==> flow/design.v <==
module NCO #(N = 32)(
  input clk,                  
  input rst,                  
  input [N-1:0] ctrl,         
  output reg [15:0] sin_out   
);
reg [N-1:0] phase;
always @(posedge clk) begin
  if (rst)
    phase <= {N{1'b0}};
  else
    phase <= phase + ctrl;
end
reg [5:0] sin_lut_sel;
reg [15:0] sin_lut_val;
always @(*) begin
  sin_lut_sel <= phase[N-2] ? ~(phase[N-3:N-8]-1'b1) : phase[N-3:N-8];
  if (phase[N-2] & ~|phase[N-3:N-8]) begin
    sin_out <= phase[N-1] ? 16'b10000000_00000001 : 16'b01111111_11111111;
  end else begin
    sin_out <= phase[N-1] ? (~sin_lut_val+1'b1) : sin_lut_val;    
  end
  case(sin_lut_sel)
    6'h00 : sin_lut_val <= 16'h0000;
    6'h01 : sin_lut_val <= 16'h0324;
    6'h02 : sin_lut_val <= 16'h0648;
    6'h03 : sin_lut_val <= 16'h096A;
    6'h04 : sin_lut_val <= 16'h0C8C;
    6'h05 : sin_lut_val <= 16'h0FAB;
    6'h06 : sin_lut_val <= 16'h12C8;
    6'h07 : sin_lut_val <= 16'h15E2;
    6'h08 : sin_lut_val <= 16'h18F9;
    6'h09 : sin_lut_val <= 16'h1C0B;
    6'h0A : sin_lut_val <= 16'h1F1A;
    6'h0B : sin_lut_val <= 16'h2223;
    6'h0C : sin_lut_val <= 16'h2528;
    6'h0D : sin_lut_val <= 16'h2826;
    6'h0E : sin_lut_val <= 16'h2B1F;
    6'h0F : sin_lut_val <= 16'h2E11;
    6'h10 : sin_lut_val <= 16'h30FB;
    6'h11 : sin_lut_val <= 16'h33DF;
    6'h12 : sin_lut_val <= 16'h36BA;
    6'h13 : sin_lut_val <= 16'h398C;
    6'h14 : sin_lut_val <= 16'h3C56;
    6'h15 : sin_lut_val <= 16'h3F17;
    6'h16 : sin_lut_val <= 16'h41CE;
    6'h17 : sin_lut_val <= 16'h447A;
    6'h18 : sin_lut_val <= 16'h471C;
    6'h19 : sin_lut_val <= 16'h49B4;
    6'h1A : sin_lut_val <= 16'h4C3F;
    6'h1B : sin_lut_val <= 16'h4EBF;
    6'h1C : sin_lut_val <= 16'h5133;
    6'h1D : sin_lut_val <= 16'h539B;
    6'h1E : sin_lut_val <= 16'h55F5;
    6'h1F : sin_lut_val <= 16'h5842;
    6'h20 : sin_lut_val <= 16'h5A82;
    6'h21 : sin_lut_val <= 16'h5CB3;
    6'h22 : sin_lut_val <= 16'h5ED7;
    6'h23 : sin_lut_val <= 16'h60EB;
    6'h24 : sin_lut_val <= 16'h62F1;
    6'h25 : sin_lut_val <= 16'h64E8;
    6'h26 : sin_lut_val <= 16'h66CF;
    6'h27 : sin_lut_val <= 16'h68A6;
    6'h28 : sin_lut_val <= 16'h6A6D;
    6'h29 : sin_lut_val <= 16'h6C23;
    6'h2A : sin_lut_val <= 16'h6DC9;
    6'h2B : sin_lut_val <= 16'h6F5E;
    6'h2C : sin_lut_val <= 16'h70E2;
    6'h2D : sin_lut_val <= 16'h7254;
    6'h2E : sin_lut_val <= 16'h73B5;
    6'h2F : sin_lut_val <= 16'h7504;
    6'h30 : sin_lut_val <= 16'h7641;
    6'h31 : sin_lut_val <= 16'h776B;
    6'h32 : sin_lut_val <= 16'h7884;
    6'h33 : sin_lut_val <= 16'h7989;
    6'h34 : sin_lut_val <= 16'h7A7C;
    6'h35 : sin_lut_val <= 16'h7B5C;
    6'h36 : sin_lut_val <= 16'h7C29;
    6'h37 : sin_lut_val <= 16'h7CE3;
    6'h38 : sin_lut_val <= 16'h7D89;
    6'h39 : sin_lut_val <= 16'h7E1D;
    6'h3A : sin_lut_val <= 16'h7E9C;
    6'h3B : sin_lut_val <= 16'h7F09;
    6'h3C : sin_lut_val <= 16'h7F61;
    6'h3D : sin_lut_val <= 16'h7FA6;
    6'h3E : sin_lut_val <= 16'h7FD8;
    6'h3F : sin_lut_val <= 16'h7FF5;
  endcase
end
endmodule
module Chirp #(N = 32)(
  input clk,
  input rst,
  input [7:0] delay,           
  input reverse,               
  input [N-1:0] min_ctrl,      
  input [N-1:0] max_ctrl,      
  input [N-1:0] inc_rate,      
  input [N-1:0] div_rate,      
  output reg nco_reset,        
  output reg [N-1:0] nco_ctrl  
);
wire [N-1:0] stt_ctrl;
wire [N-1:0] end_ctrl;
wire end_flag;
assign stt_ctrl = reverse ? max_ctrl : min_ctrl;
assign end_ctrl = reverse ? min_ctrl : max_ctrl;
assign end_flag = reverse ? (nco_ctrl <= end_ctrl) : (nco_ctrl >= end_ctrl);
reg [N-1:0] rate_count;
reg [7:0] delay_count;
always @(posedge clk) begin
  if (rst) begin
    rate_count <= {N{1'b0}};
    delay_count <= 4'b0;
    nco_reset <= 1'b1;
    nco_ctrl <= {N{1'b0}};
  end else begin
    if (end_flag) begin
      nco_ctrl <= stt_ctrl;
      rate_count <= rate_count + 1'b1;
    end else if (rate_count >= div_rate) begin
      nco_ctrl <= reverse ? nco_ctrl - inc_rate : nco_ctrl + inc_rate;
      rate_count <= {N{1'b0}};
    end else
      rate_count <= rate_count + 1'b1;
    if (end_flag) begin
      if (delay_count >= delay)
        delay_count <= 8'b0;
      else
        delay_count <= delay_count + 1'b1;
    end
    nco_reset <= |delay_count;
  end
end
endmodule
module WaveGenerator #(N = 32, M = 16)(
  input clk,
  input rst,
  input chirp_reverse,             
  input [7:0] chirp_delay,         
  input [N-1:0] chirp_min_ctrl,    
  input [N-1:0] chirp_max_ctrl,    
  input [N-1:0] chirp_inc_rate,    
  input [N-1:0] chirp_div_rate,    
  output reg [M-1:0] waveform     
);
reg nco_reset;
reg [N-1:0] nco_ctrl;
wire chirp_nco_reset;
wire [N-1:0] chirp_nco_ctrl;
wire [15:0] sin_out;
always @(posedge clk) begin
  nco_ctrl <= chirp_nco_ctrl;
  nco_reset <= chirp_nco_reset;
  waveform <= sin_out;
end
NCO #(.N(N)) NCO0 (
  .clk     ( clk       ),  
  .rst     ( nco_reset ),  
  .ctrl    ( nco_ctrl  ),  
  .sin_out ( sin_out   )  
);
Chirp #(.N(N)) Chirp0 (
  .clk       ( clk             ),  
  .rst       ( rst             ),  
  .delay     ( chirp_delay     ),  
  .reverse   ( chirp_reverse   ),  
  .min_ctrl  ( chirp_min_ctrl  ),  
  .max_ctrl  ( chirp_max_ctrl  ),  
  .inc_rate  ( chirp_inc_rate  ),  
  .div_rate  ( chirp_div_rate  ),  
  .nco_reset ( chirp_nco_reset ),  
  .nco_ctrl  ( chirp_nco_ctrl  )   
);
endmodule
# Reports on WaveGenerator
# What the tools print for WaveGenerator, step after step.
# Lines are those of the file above, counted from 1.
inputs:
  top_module: "WaveGenerator"
  clock: "clk"
  library: "sky130hd"
  corner: "tt_025C_1v80"

# After elaboration
# Counts by Yosys on the flattened word-level netlist (proc, flatten, opt, wreduce; memories kept). Register bits leave out memories and registers merged into their read ports (data or address). Print and check cells are left out. Cells with the same type and inputs are merged into one.
# Memory sizes are those after Yosys's memory passes, which may raise the word count (mostly to a power of two), join words into wider ones and drop unused or constant bits.
classes:
  reduce_and_logical: 4
  addsub: 7
  compare: 4
  logic: 3
  mux: 13
op_table:
  columns: ["op", "count"]
  rows:
  - ["32-bit 2-to-1 mux", 7]
  - ["32-bit adder", 2]
  - ["32-bit >= comparator", 2]
  - ["16-bit 2-to-1 mux", 3]
  - ["32-bit by 1-bit adder with 32-bit output with constant B", 1]
  - ["32-bit subtractor", 1]
  - ["32-bit <= comparator", 1]
  - ["16-bit by 1-bit adder with 16-bit output with constant B", 1]
  - ["16-bit inverter", 1]
  - ["8-bit by 1-bit adder with 8-bit output with constant B", 1]
  - ["8-bit >= comparator", 1]
  - ["8-bit OR reduction", 1]
  - ["8-bit 2-to-1 mux", 1]
  - ["6-bit by 1-bit subtractor with 6-bit output with constant B", 1]
  - ["6-bit inverter", 1]
  - ["6-bit OR reduction", 1]
  - ["6-bit 2-to-1 mux", 1]
  - ["2-bit nonzero test", 1]
  - ["1-bit AND", 1]
  - ["1-bit zero test", 1]
  - ["1-bit 2-to-1 mux", 1]
word_totals:
  wordCells: 40
  mem_count: 1
  out_inout_bits: 16
  register_bits: 154
  romBits: 960
mem_list:
  columns: ["name", "size", "word_bits", "read_ports", "wr", "line", "rtl"]
  rows:
  - ["(no name shown)", 64, 15, 1, 0, 23, "case(sin_lut_sel)"]

# Depth
# Yosys ltp: most cells in a row. Word level: on the elaborated netlist, between registers, memories and ports. Mapped: between sequential cells and ports; inverters and the memories' decode and read muxes count.
depth:
  word_depth: 4
  ABC_AREA: 0
  depth_mapped: 21
  ltp_nobuf: 17

# After synthesis
# Source: synth_stat.txt of the flow (Yosys; design flattened, memories mapped). It holds for the ABC_AREA given above (unset counts as 0); a run with the other value may have another netlist.
types:
  columns: ["cell_type", "count"]
  rows:
  - ["sky130_fd_sc_hd__dfxtp_1", 154]
  - ["sky130_fd_sc_hd__ha_1", 155]
  - ["sky130_fd_sc_hd__mux2i_1", 67]
  - ["sky130_fd_sc_hd__xnor2_1", 76]
  - ["sky130_fd_sc_hd__nor2_1", 163]
  - ["sky130_fd_sc_hd__a211oi_1", 77]
  - ["sky130_fd_sc_hd__a21oi_1", 109]
  - ["sky130_fd_sc_hd__nand2_1", 116]
  - ["sky130_fd_sc_hd__xor2_1", 40]
  - ["sky130_fd_sc_hd__o21ai_0", 68]
  - ["sky130_fd_sc_hd__inv_1", 90]
  - ["sky130_fd_sc_hd__a21o_1", 44]
  - ["sky130_fd_sc_hd__nand3_1", 51]
  - ["sky130_fd_sc_hd__nor2b_1", 40]
  - ["sky130_fd_sc_hd__nor3_1", 49]
  - ["sky130_fd_sc_hd__clkbuf_1", 41]
  - ["sky130_fd_sc_hd__a31oi_1", 24]
  - ["sky130_fd_sc_hd__and3_1", 18]
# Not listed: further types 68, cells in them 304.
mapped:
  flip_flops: 154
  synth_area_um2: 13456.7
  mapped_cells: 1686
  buffers: 77
  sequential_area_um2: 3083.0
# By module: a second synthesis without flattening, with its own total; a netlist apart from the flattened one above.
unflattened:
  cells_unflattened: 1742
  hier_area_um2: 13875.8
# Rows give one instance, submodules left out.
modules:
  columns: ["mod", "n_cells", "mod_area_um2", "n_inst"]
  rows:
  - ["Chirp #(N=32)", 1001, 7842.5, 1]
  - ["NCO #(N=32)", 692, 5052.3, 1]
  - ["WaveGenerator", 49, 980.9, 1]

# Timing after synthesis
# Path of least setup slack by OpenSTA after synthesis, without wires, with an ideal clock, recovery checks aside; 20% of the period is set as input and as output delay. Where synthesis merged equal registers, the netlist keeps one of their names.
synth_path:
  kind: "input to register"
  startpoint: "in chirp_reverse"
  endpoint: "reg Chirp0.nco_ctrl[9]"
  slack_ns: 0.672
  in_delay_ns: 1.200
  t_required_ns: 5.914
  setup_time_ns: 0.086
  delay_ns: 4.129
  period_ns: 6.0
  stages: 16
  t_arrival_ns: 5.243
  synth_period_reached_ns: 5.328
# "delay_ns" is the arrival time less input delay plus setup time.
# "stages" counts driving pins, that of a launching flip-flop among them; a cell with two outputs on the path counts twice.
# "synth_period_reached_ns" is the clock period less the worst setup slack; recovery checks do not enter. This is arithmetic on one report: input and output delays are still those of the set period (20% each).
# The rows between start and end are the longest chain of elaborated cells between them; the timing report does not say that the signal goes this way. Where chains are equally long, one stands for them.
# A line is the first line of the expression or statement that the cell stems from. Yosys adds cells for indexed reads and writes and turns some case tables into memories.
# A register here has more assigning lines than the two given.
synth_via:
  path_cell_list: "sky130_fd_sc_hd__clkbuf_1 -> sky130_fd_sc_hd__clkbuf_1 -> sky130_fd_sc_hd__buf_1 -> sky130_fd_sc_hd__clkbuf_1 -> sky130_fd_sc_hd__mux2i_1 -> sky130_fd_sc_hd__ha_1 -> sky130_fd_sc_hd__nor2b_1 -> sky130_fd_sc_hd__o211ai_1 -> sky130_fd_sc_hd__a21oi_1 -> sky130_fd_sc_hd__o311a_1 -> sky130_fd_sc_hd__or4_1 -> sky130_fd_sc_hd__nand2_1 -> sky130_fd_sc_hd__clkbuf_1 -> sky130_fd_sc_hd__buf_1 -> sky130_fd_sc_hd__a211oi_1 -> sky130_fd_sc_hd__a211oi_1"
  elab_chain_cells: 4
  cells_between: 9
  lines_between: 6
  classes_between: "compare (2); mux (6); reduce/logical (1)"
synth_rtl:
  columns: ["element", "line", "rtl"]
  rows:
  - ["start, declared", 139, "input chirp_reverse,"]
  - ["32-bit 2-to-1 mux", 107, "assign end_ctrl = reverse ? min_ctrl : max_ctrl;"]
  - ["32-bit >= comparator", 108, "assign end_flag = reverse ? (nco_ctrl <= end_ctrl) : (nco_ctrl >= end_ctrl);"]
  - ["1-bit 2-to-1 mux", 108, null]
  - ["32-bit 2-to-1 mux", 118, "if (end_flag) begin"]
  - ["end, assigned", 119, "nco_ctrl <= stt_ctrl;"]
  - ["end, assigned", 122, "nco_ctrl <= reverse ? nco_ctrl - inc_rate : nco_ctrl + inc_rate;"]
  - ["end, declared", 101, "output reg [N-1:0] nco_ctrl"]

# Path in the finished layout
# Path of least setup slack in the final report of job 1 (OpenROAD, finished layout, wires in). Where an end is a register, its clock arrival counts in the times.
layout_path:
  kind: "input to register"
  startpoint: "in chirp_inc_rate[4]"
  endpoint: "reg Chirp0.nco_ctrl[21]"
  slack_ns: 0.51
  setup_time_ns: 0.10
  in_delay_ns: 1.12
  t_arrival_ns: 5.42
  t_required_ns: 5.93
  stages: 17
  period_ns: 5.59
# The rows between start and end are the longest chain of elaborated cells between them; the timing report does not say that the signal goes this way. Where chains are equally long, one stands for them.
# A register here has more assigning lines than the two given.
layout_via:
  path_cell_list: "sky130_fd_sc_hd__clkdlybuf4s50_1 -> sky130_fd_sc_hd__nor4_1 -> sky130_fd_sc_hd__buf_4 -> sky130_fd_sc_hd__and2_1 -> sky130_fd_sc_hd__a21oi_1 -> sky130_fd_sc_hd__xnor2_1 -> sky130_fd_sc_hd__ha_1 -> sky130_fd_sc_hd__a21o_1 -> sky130_fd_sc_hd__o32ai_1 -> sky130_fd_sc_hd__a31oi_1 -> sky130_fd_sc_hd__a311o_1 -> sky130_fd_sc_hd__a2111oi_0 -> sky130_fd_sc_hd__buf_4 -> sky130_fd_sc_hd__o31ai_1 -> sky130_fd_sc_hd__a21oi_1 -> sky130_fd_sc_hd__xnor2_1 -> sky130_fd_sc_hd__a41o_1"
  elab_chain_cells: 4
  cells_between: 5
  lines_between: 3
  classes_between: "add/sub (2); mux (3)"
layout_rtl:
  columns: ["element", "line", "rtl"]
  rows:
  - ["start, declared", 143, "input [N-1:0] chirp_inc_rate,"]
  - ["32-bit adder", 122, "nco_ctrl <= reverse ? nco_ctrl - inc_rate : nco_ctrl + inc_rate;"]
  - ["32-bit 2-to-1 mux", 122, null]
  - ["32-bit 2-to-1 mux", 121, "end else if (rate_count >= div_rate) begin"]
  - ["32-bit 2-to-1 mux", 118, "if (end_flag) begin"]
  - ["end, assigned", 119, "nco_ctrl <= stt_ctrl;"]
  - ["end, assigned", 122, null]
  - ["end, declared", 101, "output reg [N-1:0] nco_ctrl"]

# Flow measurements of WaveGenerator on sky130hd: 3 stored runs with different settings, listed in no order. Input and output delays are each 20% of the period that was set; the output load is 0.01 pF.
# By "period_reached_ns" is meant the clock period of the run minus its worst setup slack. This is arithmetic on one report: input and output delays are still those of the set period (20% each).
# "worst_path_allowed_less_slack_ns" = time allowed to the worst setup path (clock period - input delay - output delay, where it has them) - its slack; a late launch clock adds to it, a late capture clock takes from it.
# "total_power_mw" rests on the timing tool's default activity at the inputs, not on a simulated workload.
runs:
  - name: "job 1"
    settings:
      CAP_MARGIN: 35
      CELL_PAD_IN_SITES_DETAIL_PLACEMENT: 0
      CORE_MARGIN: 9
      CORE_UTILIZATION: 32
      CTS_CLUSTER_SIZE: 89
      GPL_ROUTABILITY_DRIVEN: 0
      GPL_TIMING_DRIVEN: 1
      PLACE_DENSITY_LB_ADDON: 0.13
      period_ns: 5.59
      SLEW_MARGIN: 20
    results:
      setupTns_ns: 0.000
      synthesis_area_um2: 13456.7
      period_reached_ns: 5.085
      timing.setup.ws_ns: 0.505
      design.die.area_um2: 49758.0
      worst_path_allowed_less_slack_ns: 3.97
      critical_path_type: "input to register"
      total_power_mw: 5.003
      post_route_util_pct: 39.6
      finish.stdcell_area_um2: 16304.4
      timing.hold.ws_ns: 0.327
  - name: "job 2"
    settings:
      CORE_UTILIZATION: 40
      SETUP_SLACK_MARGIN: -0.43
      period_ns: 5.34
      CAP_MARGIN: 20
      CORE_MARGIN: 2
      SLEW_MARGIN: 20
    results:
      setupTns_ns: 0.000
      synthesis_area_um2: 13456.7
      period_reached_ns: 4.963
      timing.setup.ws_ns: 0.377
      design.die.area_um2: 35124.4
      worst_path_allowed_less_slack_ns: 3.90
      critical_path_type: "input to register"
      total_power_mw: 5.207
      post_route_util_pct: 49.0
      finish.stdcell_area_um2: 16355.7
      timing.hold.ws_ns: 0.338
  - name: "job 3"
    settings:
      ABC_AREA: 1
      CTS_CLUSTER_DIAMETER: 101
      SLEW_MARGIN: 25
      period_ns: 6.0
      CAP_MARGIN: 20
      CORE_MARGIN: 2
      CORE_UTILIZATION: 40
    results:
      setupTns_ns: 0.000
      synthesis_area_um2: 13954.6
      period_reached_ns: 4.959
      timing.setup.ws_ns: 1.041
      design.die.area_um2: 36397.0
      worst_path_allowed_less_slack_ns: 3.76
      critical_path_type: "input to register"
      total_power_mw: 5.785
      post_route_util_pct: 47.8
      finish.stdcell_area_um2: 16475.8
      timing.hold.ws_ns: 0.379
